==> flow/design.v <==
module cpu #(  
	parameter ADDR_W = 12,
	parameter INST_W = 32,
	parameter DATA_W = 11
)(
    input                   i_clk,
    input                   i_rst_n,
    input                   i_i_valid_inst,  
    input  [ INST_W-1 : 0 ] i_i_inst,        
    input                   i_d_valid_data,  
    input  [ DATA_W-1 : 0 ] i_d_data,        
    output                  o_i_valid_addr,  
    output [ ADDR_W-1 : 0 ] o_i_addr,        
    output [ DATA_W-1 : 0 ] o_d_w_data,      
    output [ ADDR_W-1 : 0 ] o_d_w_addr,      
    output [ ADDR_W-1 : 0 ] o_d_r_addr,      
    output                  o_d_MemRead,     
    output                  o_d_MemWrite,    
    output                  o_finish
);
localparam ALU_ADD = 3'd0, ALU_SUB = 3'd1, ALU_XOR = 3'd2, ALU_OR = 3'd3,
           ALU_AND = 3'd4, ALU_SLL = 3'd5, ALU_SRL = 3'd6;
integer i;
reg  [ADDR_W-1:0] pc_r;
reg               o_i_valid_addr_r;
reg               branch_r;           
reg               stall_r;            
reg  [INST_W-1:0] hold_inst_r;
reg               done_r, done2_r, o_finish_r;
reg               rd_write_id_r, mem_read_id_r, mem_write_id_r, alu_src_id_r;
reg  [2:0]        alu_ctr_r;
reg  [4:0]        rs1_id_r, rs2_id_r, rd_id_r;
reg  [DATA_W-1:0] rs1_value_r, rs2_value_r;
reg  [ADDR_W-1:0] imm_r;
reg               rd_write_ex_r, mem_read_ex_r;
reg  [4:0]        rd_ex_r;
reg  [DATA_W-1:0] alu_out_r;
reg  [ADDR_W-1:0] o_d_addr_r;
reg  [DATA_W-1:0] o_d_data_r;
reg               o_d_MemRead_r, o_d_MemWrite_r;
reg               rd_write_mem_r, mem_read_mem_r;
reg  [4:0]        rd_mem_r;
reg  [DATA_W-1:0] alu_out_mem_r;
reg  [DATA_W-1:0] reg_file_r [1:31];
assign o_i_valid_addr = o_i_valid_addr_r;
assign o_i_addr       = pc_r;
assign o_d_w_addr     = o_d_addr_r;
assign o_d_r_addr     = o_d_addr_r;
assign o_d_w_data     = o_d_data_r;
assign o_d_MemRead    = o_d_MemRead_r;
assign o_d_MemWrite   = o_d_MemWrite_r;
assign o_finish       = o_finish_r;
wire [DATA_W-1:0] write_back_data = mem_read_mem_r ? i_d_data : alu_out_mem_r;
wire [INST_W-1:0] inst     = stall_r ? hold_inst_r : i_i_inst;
wire              id_valid = (stall_r | (i_i_valid_inst & ~branch_r)) & ~done_r;
wire [6:0] opcode = inst[6:0];
wire [4:0] rd     = inst[11:7];
wire [2:0] func_3 = inst[14:12];
wire [4:0] rs1    = inst[19:15];
wire [4:0] rs2    = inst[24:20];
wire [6:0] func_7 = inst[31:25];
wire [ADDR_W-1:0] imm_i = inst[31:20];
wire [ADDR_W-1:0] imm_s = {inst[31:25], inst[11:7]};
wire [ADDR_W-1:0] bta   = {inst[7], inst[30:25], inst[11:8], 1'b0};
wire op_ld  = (opcode == 7'b0000011);
wire op_sd  = (opcode == 7'b0100011);
wire op_br  = (opcode == 7'b1100011) && (func_3[2:1] == 2'b00);
wire op_imm = (opcode == 7'b0010011) && (func_3 != 3'b010) && (func_3 != 3'b011);
wire op_r   = (opcode == 7'b0110011) &&
              ((func_7 == 7'b0100000) ||
               ((func_7 == 7'b0000000) && (func_3 != 3'b001) && (func_3 != 3'b010) &&
                (func_3 != 3'b011) && (func_3 != 3'b101)));
wire op_eof = &inst;
wire use_rs1 = op_ld | op_sd | op_br | op_imm | op_r;
wire use_rs2 = op_sd | op_br | op_r;
wire wr_rd   = (op_ld | op_imm | op_r) && (rd != 5'd0);
reg [2:0] alu_ctr_w;
always @(*) begin
    alu_ctr_w = ALU_ADD;
    if (op_r && func_7[5]) alu_ctr_w = ALU_SUB;
    else if (op_r || op_imm) begin
        case (func_3)
            3'b100:  alu_ctr_w = ALU_XOR;
            3'b110:  alu_ctr_w = ALU_OR;
            3'b111:  alu_ctr_w = ALU_AND;
            3'b001:  alu_ctr_w = ALU_SLL;
            3'b101:  alu_ctr_w = ALU_SRL;
            default: alu_ctr_w = ALU_ADD;
        endcase
    end
end
reg [DATA_W-1:0] rs1_value, rs2_value;
always @(*) begin
    if (rs1 == 5'd0)                               rs1_value = 0;
    else if (rd_write_ex_r && !mem_read_ex_r && rd_ex_r == rs1) rs1_value = alu_out_r;
    else if (rd_write_mem_r && rd_mem_r == rs1)    rs1_value = write_back_data;
    else                                           rs1_value = reg_file_r[rs1];
    if (rs2 == 5'd0)                               rs2_value = 0;
    else if (rd_write_ex_r && !mem_read_ex_r && rd_ex_r == rs2) rs2_value = alu_out_r;
    else if (rd_write_mem_r && rd_mem_r == rs2)    rs2_value = write_back_data;
    else                                           rs2_value = reg_file_r[rs2];
end
wire hit_id1  = use_rs1 && (rs1 != 5'd0) && (rs1 == rd_id_r);
wire hit_id2  = use_rs2 && (rs2 != 5'd0) && (rs2 == rd_id_r);
wire hit_ex1  = use_rs1 && (rs1 != 5'd0) && (rs1 == rd_ex_r);
wire hit_ex2  = use_rs2 && (rs2 != 5'd0) && (rs2 == rd_ex_r);
wire stall_w  = id_valid && (
                  (rd_write_id_r && mem_read_id_r && (hit_id1 || hit_id2)) ||       
                  (op_br && rd_write_id_r && (hit_id1 || hit_id2)) ||               
                  (op_br && rd_write_ex_r && mem_read_ex_r && (hit_ex1 || hit_ex2)));  
wire issue    = id_valid && !stall_w;
wire br_taken = issue && op_br && ((rs1_value == rs2_value) ^ func_3[0]);
wire [ADDR_W-1:0] id_pc = pc_r - 4;
reg [DATA_W-1:0] alu_in_1, alu_in_2;
always @(*) begin
    if (rd_write_ex_r && rd_ex_r == rs1_id_r)         alu_in_1 = alu_out_r;
    else if (rd_write_mem_r && rd_mem_r == rs1_id_r)  alu_in_1 = write_back_data;
    else                                              alu_in_1 = rs1_value_r;
    if (rd_write_ex_r && rd_ex_r == rs2_id_r)         alu_in_2 = alu_out_r;
    else if (rd_write_mem_r && rd_mem_r == rs2_id_r)  alu_in_2 = write_back_data;
    else                                              alu_in_2 = rs2_value_r;
end
wire [ADDR_W-1:0] opb  = alu_src_id_r ? imm_r : {alu_in_2[DATA_W-1], alu_in_2};
wire [ADDR_W-1:0] sum  = {alu_in_1[DATA_W-1], alu_in_1} + opb;
reg  [DATA_W-1:0] alu_out_w;
always @(*) begin
    case (alu_ctr_r)
        ALU_SUB: alu_out_w = alu_in_1 - alu_in_2;
        ALU_XOR: alu_out_w = alu_in_1 ^ opb[DATA_W-1:0];
        ALU_OR:  alu_out_w = alu_in_1 | opb[DATA_W-1:0];
        ALU_AND: alu_out_w = alu_in_1 & opb[DATA_W-1:0];
        ALU_SLL: alu_out_w = alu_in_1 << opb[4:0];
        ALU_SRL: alu_out_w = alu_in_1 >> opb[4:0];
        default: alu_out_w = sum[DATA_W-1:0];
    endcase
end
always @(posedge i_clk or negedge i_rst_n) begin
    if (~i_rst_n) begin
        pc_r             <= 0;
        o_i_valid_addr_r <= 0;
        branch_r         <= 0;
        stall_r          <= 0;
        hold_inst_r      <= 0;
        done_r           <= 0;
        done2_r          <= 0;
        o_finish_r       <= 0;
        rd_write_id_r    <= 0;
        mem_read_id_r    <= 0;
        mem_write_id_r   <= 0;
        alu_src_id_r     <= 0;
        alu_ctr_r        <= 0;
        rs1_id_r         <= 0;
        rs2_id_r         <= 0;
        rd_id_r          <= 0;
        rs1_value_r      <= 0;
        rs2_value_r      <= 0;
        imm_r            <= 0;
        rd_write_ex_r    <= 0;
        mem_read_ex_r    <= 0;
        rd_ex_r          <= 0;
        alu_out_r        <= 0;
        o_d_addr_r       <= 0;
        o_d_data_r       <= 0;
        o_d_MemRead_r    <= 0;
        o_d_MemWrite_r   <= 0;
        rd_write_mem_r   <= 0;
        mem_read_mem_r   <= 0;
        rd_mem_r         <= 0;
        alu_out_mem_r    <= 0;
        for (i = 1; i < 32; i = i + 1)
            reg_file_r[i] <= 0;
    end else begin
        o_i_valid_addr_r <= 1'b1;
        if (br_taken)
            pc_r <= id_pc + bta;
        else if (o_i_valid_addr_r && !stall_w)
            pc_r <= pc_r + 4;
        branch_r    <= br_taken;
        stall_r     <= stall_w;
        hold_inst_r <= inst;
        if (issue && op_eof) done_r <= 1'b1;
        done2_r    <= done_r;
        o_finish_r <= done2_r;
        rd_write_id_r  <= issue && wr_rd;
        mem_read_id_r  <= issue && op_ld;
        mem_write_id_r <= issue && op_sd;
        alu_src_id_r   <= !op_r;
        alu_ctr_r      <= alu_ctr_w;
        rs1_id_r       <= use_rs1 ? rs1 : 5'd0;
        rs2_id_r       <= use_rs2 ? rs2 : 5'd0;
        rd_id_r        <= wr_rd ? rd : 5'd0;
        rs1_value_r    <= rs1_value;
        rs2_value_r    <= rs2_value;
        imm_r          <= op_sd ? imm_s : imm_i;
        rd_write_ex_r  <= rd_write_id_r;
        mem_read_ex_r  <= mem_read_id_r;
        rd_ex_r        <= rd_id_r;
        alu_out_r      <= alu_out_w;
        o_d_addr_r     <= sum;
        o_d_data_r     <= alu_in_2;
        o_d_MemRead_r  <= mem_read_id_r;
        o_d_MemWrite_r <= mem_write_id_r;
        rd_write_mem_r <= rd_write_ex_r;
        mem_read_mem_r <= mem_read_ex_r;
        rd_mem_r       <= rd_ex_r;
        alu_out_mem_r  <= alu_out_r;
        if (rd_write_mem_r)
            reg_file_r[rd_mem_r] <= write_back_data;
    end
end
endmodule
Reports on cpu
The steps from the RTL of cpu to its reports follow in flow order.
Line numbers count from 1 in the design file above.
Operators carry their Yosys type and port widths (W data, S select, Z words).
Library cell names are shortened.
{ "inputs": {"top": "cpu", "clock_port": "i_clk", "library": "sky130hd", "lib_corner": "tt_025C_1v80"} }

Word-level counts
Counts by Yosys on the flattened word-level netlist (proc, flatten, opt, wreduce). Print and check cells are left out.
{ "op_classes": {"n_addsub": 5, "multipliers": 0, "div_mod_pow": 0, "n_cmp": 0, "eq_ne": 127, "shift": 2, "muxes": 25, "bitwise": 17, "n_reduce_logical": 90} }
{ "ops": {"columns": ["op", "count"], "rows": [
  ["$pmux W11 S31", 2],
  ["$eq A5 B5 Y1 const B", 48],
  ["$mux W11", 11],
  ["$eq A5 B4 Y1 const B", 24],
  ["$pmux W11 S6", 1],
  ["$reduce_and A2 Y1", 31],
  ["$eq A5 B3 Y1 const B", 12],
  ["$eq A5 B5 Y1", 12],
  ["$logic_and A1 B1 Y1", 41],
  ["$mux W12", 3],
  ["$reduce_and A32 Y1", 1],
  ["$mux W32", 1],
  ["$eq A5 B2 Y1 const B", 6],
  ["$add A12 B12 Y12", 2],
  ["$eq A3 B3 Y1 const B", 7],
  ["$eq A7 B6 Y1 const B", 3],
  ["$mux W5", 4],
  ["$eq A5 B1 Y1 const B", 3],
  ["$reduce_bool A5 Y1", 3],
  ["$pmux W3 S5", 1],
  ["$add A12 B3 Y12 const B", 1],
  ["$sub A12 B3 Y12 const B", 1],
  ["$sub A11 B11 Y11", 1],
  ["$eq A11 B11 Y1", 1],
  ["$and A11 B11 Y11", 1],
  ["$or A11 B11 Y11", 1],
  ["$xor A11 B11 Y11", 1],
  ["$shl A11 B5 Y11", 1]
]} }
Other operator kinds: 20; their cells: 42.
{ "bits": {"reg_bits": 507, "latchBits": 0, "ramBits": 0, "romBits": 0, "clocked_rd_ports_x_width": 0, "memories": 0, "inputBits": 47, "out_inout_bits": 51, "wordCells": 327} }

Longest topological paths
Longest topological path by Yosys (ltp), each cell counted once; first at word level (registers and memories cut), then after technology mapping (sequential cells cut; the memories' decode and read muxes count).
{ "logic_depth": {"word_depth": 21, "abc_area": 1, "ltp_mapped": 30, "depth_no_buf": 28} }

Netlist
The flow's flattened synthesis, as Yosys stat reports it; memories are mapped. The netlist is that of the ABC_AREA named above (0 if unset); the other value can give another one.
The area totals of this step are shown rounded.
{ "mapped": {"cells": 4299, "yosys_area_um2": 30020, "sequential_area_um2": 12560, "ffs": 502, "buffers": 238} }
{ "by_type": {"columns": ["cell", "count", "type_area_um2"], "rows": [
  ["dfrtp_1", 502, 1.26E+04],
  ["nand2_1", 1507, 5.66E+03],
  ["nand3_1", 461, 2.31E+03],
  ["o21ai_0", 451, 2.26E+03],
  ["nor2_1", 444, 1.67E+03],
  ["inv_1", 249, 934.646],
  ["ha_1", 53, 663.136],
  ["clkbuf_1", 118, 442.925],
  ["xor2_1", 38, 332.819],
  ["buf_4", 44, 330.317],
  ["a21oi_1", 62, 310.298],
  ["buf_2", 60, 300.288],
  ["nor2_2", 37, 231.472],
  ["nand2_2", 27, 168.912],
  ["nand2_4", 15, 168.912],
  ["nor2_4", 14, 157.651],
  ["o211ai_1", 15, 112.608],
  ["nand4_1", 17, 106.352]
]} }
Other cell types: 35; their cells: 185.

Path before layout
OpenSTA on the mapped netlist: ideal clock, no wires. The path of least setup slack (recovery checks aside). Input and output delay are each 20% of the period. Register names are those of the netlist, which keeps one name where synthesis merged equal registers.
{ "synth_timing": {"path_kind": "input to register", "from": "input port i_d_data[3]", "to": "register alu_out_r[10]", "period_ns": 10.0, "input_delay_ns": 2.000, "setup_ns": 0.077, "t_first_pin_ns": 2.000, "arrival_time_ns": 4.905, "t_required_ns": 9.923, "setup_slack_ns": 5.018, "path_delay_ns": 2.982, "path_stages": 22, "path_buffers": 0, "synth_period_reached_ns": 4.982} }
"path_delay_ns" = arrival - input delay + setup time.
"path_stages" counts driving pins, that of a launching flip-flop among them; a cell with two outputs on the path counts twice.
"synth_period_reached_ns" = period - worst setup slack (recovery checks aside). The figure is calculated, with input and output delays left at 20% of the set period.
The rows between start and end are the longest chain of elaborated cells between them; the timing report does not say that the signal goes this way. Where chains are equally long, one stands for them.
Each line given opens the expression or statement behind the cell; cells for indexed reads and writes are added by Yosys, which also makes memories of some case tables.
{ "synth_between": {"cell_sequence": "inv_1 -> nand2_1 -> o21ai_1 -> o21ai_0 -> nand2_1 -> o21a_1 -> nand2_1 -> o21ai_1 -> inv_1 -> ha_1 -> a21oi_1 -> inv_1 -> a31oi_1 -> o21ai_0 -> a21oi_1 -> inv_1 -> a21oi_1 -> o21ai_0 -> a21oi_1 -> xor2_1 -> nor2_1 -> a21oi_1", "elab_chain_cells": 6, "cone_cells": 11, "lines_between": 11, "cone_classes": "2 x add/sub; 2 x shift; 7 x mux"} }
{ "synth_lines": {"columns": ["item", "line", "source"], "rows": [
  ["start: declaration", 11, "input  [ DATA_W-1 : 0 ] i_d_data,"],
  ["$mux W11", 53, "wire [DATA_W-1:0] write_back_data = mem_read_mem_r ? i_d_data : alu_out_mem_r;"],
  ["$mux W11", 120, "else if (rd_write_mem_r && rd_mem_r == rs2_id_r)  alu_in_2 = write_back_data;"],
  ["$mux W11", 119, "if (rd_write_ex_r && rd_ex_r == rs2_id_r)         alu_in_2 = alu_out_r;"],
  ["$mux W12", 123, "wire [ADDR_W-1:0] opb  = alu_src_id_r ? imm_r : {alu_in_2[DATA_W-1], alu_in_2};"],
  ["$add A12 B12 Y12", 124, "wire [ADDR_W-1:0] sum  = {alu_in_1[DATA_W-1], alu_in_1} + opb;"],
  ["$pmux W11 S6", 127, "case (alu_ctr_r)"],
  ["end: assignment", 161, "alu_out_r        <= 0;"],
  ["end: assignment", 198, "alu_out_r      <= alu_out_w;"],
  ["end: declaration", 37, "reg  [DATA_W-1:0] alu_out_r;"]
]} }
Some nets on the timed path still bear RTL names; the line given drives or declares the net.
{ "synth_named_nets": {"columns": ["net", "line"], "rows": [
  ["sum[10]", 124]
]} }

Path in the finished layout
From the final timing report of entry B: the path of least setup slack in the routed layout; clock arrival at registers is part of the times.
{ "layout_timing": {"path_kind": "register to register", "from": "register stall_r", "to": "register pc_r[10]", "period_ns": 4.77, "setup_ns": 0.14, "t_first_pin_ns": 0.66, "arrival_time_ns": 6.58, "t_required_ns": 5.29, "setup_slack_ns": -1.30, "path_stages": 27, "path_buffers": 3} }
At most two assigning lines are given for a register; there are more.
{ "layout_between": {"cell_sequence": "dfrtp_2 -> inv_1 -> buf_8 -> o21ai_4 -> nand2_2 -> buf_4 -> nor2_1 -> nand2_1 -> nand2_1 -> nor2_1 -> nand2_1 -> nor2_1 -> nand2_1 -> nand2_1 -> buf_4 -> a21oi_2 -> nand2_1 -> nand2_1 -> nand3_2 -> nor2_4 -> nand2_1 -> nand2_1 -> nand3_4 -> inv_4 -> nand2_1 -> nand2_1 -> nand2_1", "cone_cells": 144, "cone_classes": "1 x add/sub; 81 x eq/ne; 11 x mux; 9 x logic; 42 x reduce/logical"} }
{ "layout_lines": {"columns": ["item", "line", "source"], "rows": [
  ["start: declaration", 27, "reg               stall_r;"],
  ["start: assignment", 142, "stall_r          <= 0;"],
  ["start: assignment", 179, "stall_r     <= stall_w;"],
  ["end: assignment", 175, "pc_r <= id_pc + bta;"],
  ["end: assignment", 177, "pc_r <= pc_r + 4;"],
  ["end: declaration", 24, "reg  [ADDR_W-1:0] pc_r;"]
]} }
Chain of elaborated cells between the ends: none given.
Some nets on the timed path still bear RTL names; the line given drives or declares the net.
{ "layout_named_nets": {"columns": ["net", "line", "source"], "rows": [
  ["rs1_value[3]", 94, "if (rs1 == 5'd0)                               rs1_value = 0;"]
]} }

--- measured runs ---
Measured results for cpu: 3 stored runs of the Yosys and OpenROAD flow on sky130hd. The settings differ; the order carries no meaning. The constraints put input and output delay at 20% of the set period each and load the outputs with 0.01 pF.
"clock_period_reached_ns" = clock period - worst setup slack. The figure is calculated, with input and output delays left at 20% of the set period.
"timing.worst_path_ns" is the time allowed to the run's worst setup path (the clock period less input and output delay, where it has them) less its slack. Clock arrival times count: a late capture clock shortens it, a late launch clock lengthens it.
"power_total_uw" rests on the timing tool's default activity at the inputs, not on a simulated workload.
The results are shown rounded.
[
  {
    "run": "entry A",
    "settings": { "ABC_AREA": 1, "CAP_MARGIN": 40, "CELL_PAD_IN_SITES_DETAIL_PLACEMENT": 1, "CELL_PAD_IN_SITES_GLOBAL_PLACEMENT": 1, "CORE_UTILIZATION": 40, "CTS_CLUSTER_DIAMETER": 250, "CTS_CLUSTER_SIZE": 98, "GPL_ROUTABILITY_DRIVEN": 0, "GPL_TIMING_DRIVEN": 0, "MIN_ROUTING_LAYER": "met2", "PLACE_DENSITY_LB_ADDON": 0.01, "SETUP_SLACK_MARGIN": -0.73, "TNS_END_PERCENT": 45, "period_ns": 10.0, "CORE_MARGIN": 2, "SLEW_MARGIN": 20 },
    "outcome": "unfinished; error GRT-0116 in routing"
  },
  {
    "run": "entry B",
    "settings": { "ABC_AREA": 1, "CELL_PAD_IN_SITES_DETAIL_PLACEMENT": 2, "CELL_PAD_IN_SITES_GLOBAL_PLACEMENT": 0, "CORE_MARGIN": 6, "CORE_UTILIZATION": 35, "CTS_CLUSTER_DIAMETER": 73, "GPL_ROUTABILITY_DRIVEN": 0, "GPL_TIMING_DRIVEN": 1, "MAX_ROUTING_LAYER": "met5", "PLACE_DENSITY_LB_ADDON": 0.22, "period_ns": 4.77, "CAP_MARGIN": 20, "SLEW_MARGIN": 20 },
    "results": { "clock_period_reached_ns": 6.066, "synth_area_um2": 30020, "worstSetupSlack_ns": -1.296, "power_total_uw": 15350, "post_route_util_pct": 45.0, "setup_tns_ns": -15.81, "timing.worst_path_ns": 6.07, "worst_setup_path_type": "register to register", "die_footprint_um2": 92940, "finalCellArea_um2": 37900 }
  },
  {
    "run": "entry C",
    "settings": { "ABC_AREA": 0, "CELL_PAD_IN_SITES_GLOBAL_PLACEMENT": 0, "CORE_UTILIZATION": 35, "CTS_CLUSTER_DIAMETER": 186, "GPL_ROUTABILITY_DRIVEN": 0, "GPL_TIMING_DRIVEN": 1, "PLACE_DENSITY_LB_ADDON": 0.22, "period_ns": 4.77, "CAP_MARGIN": 20, "CORE_MARGIN": 2, "SLEW_MARGIN": 20 },
    "results": { "clock_period_reached_ns": 4.769, "synth_area_um2": 28640, "worstSetupSlack_ns": 0.001, "power_total_uw": 13150, "post_route_util_pct": 46.2, "setup_tns_ns": 0.000, "timing.worst_path_ns": 4.77, "worst_setup_path_type": "register to register", "die_footprint_um2": 84130, "finalCellArea_um2": 37330 }
  }
]
--- end ---
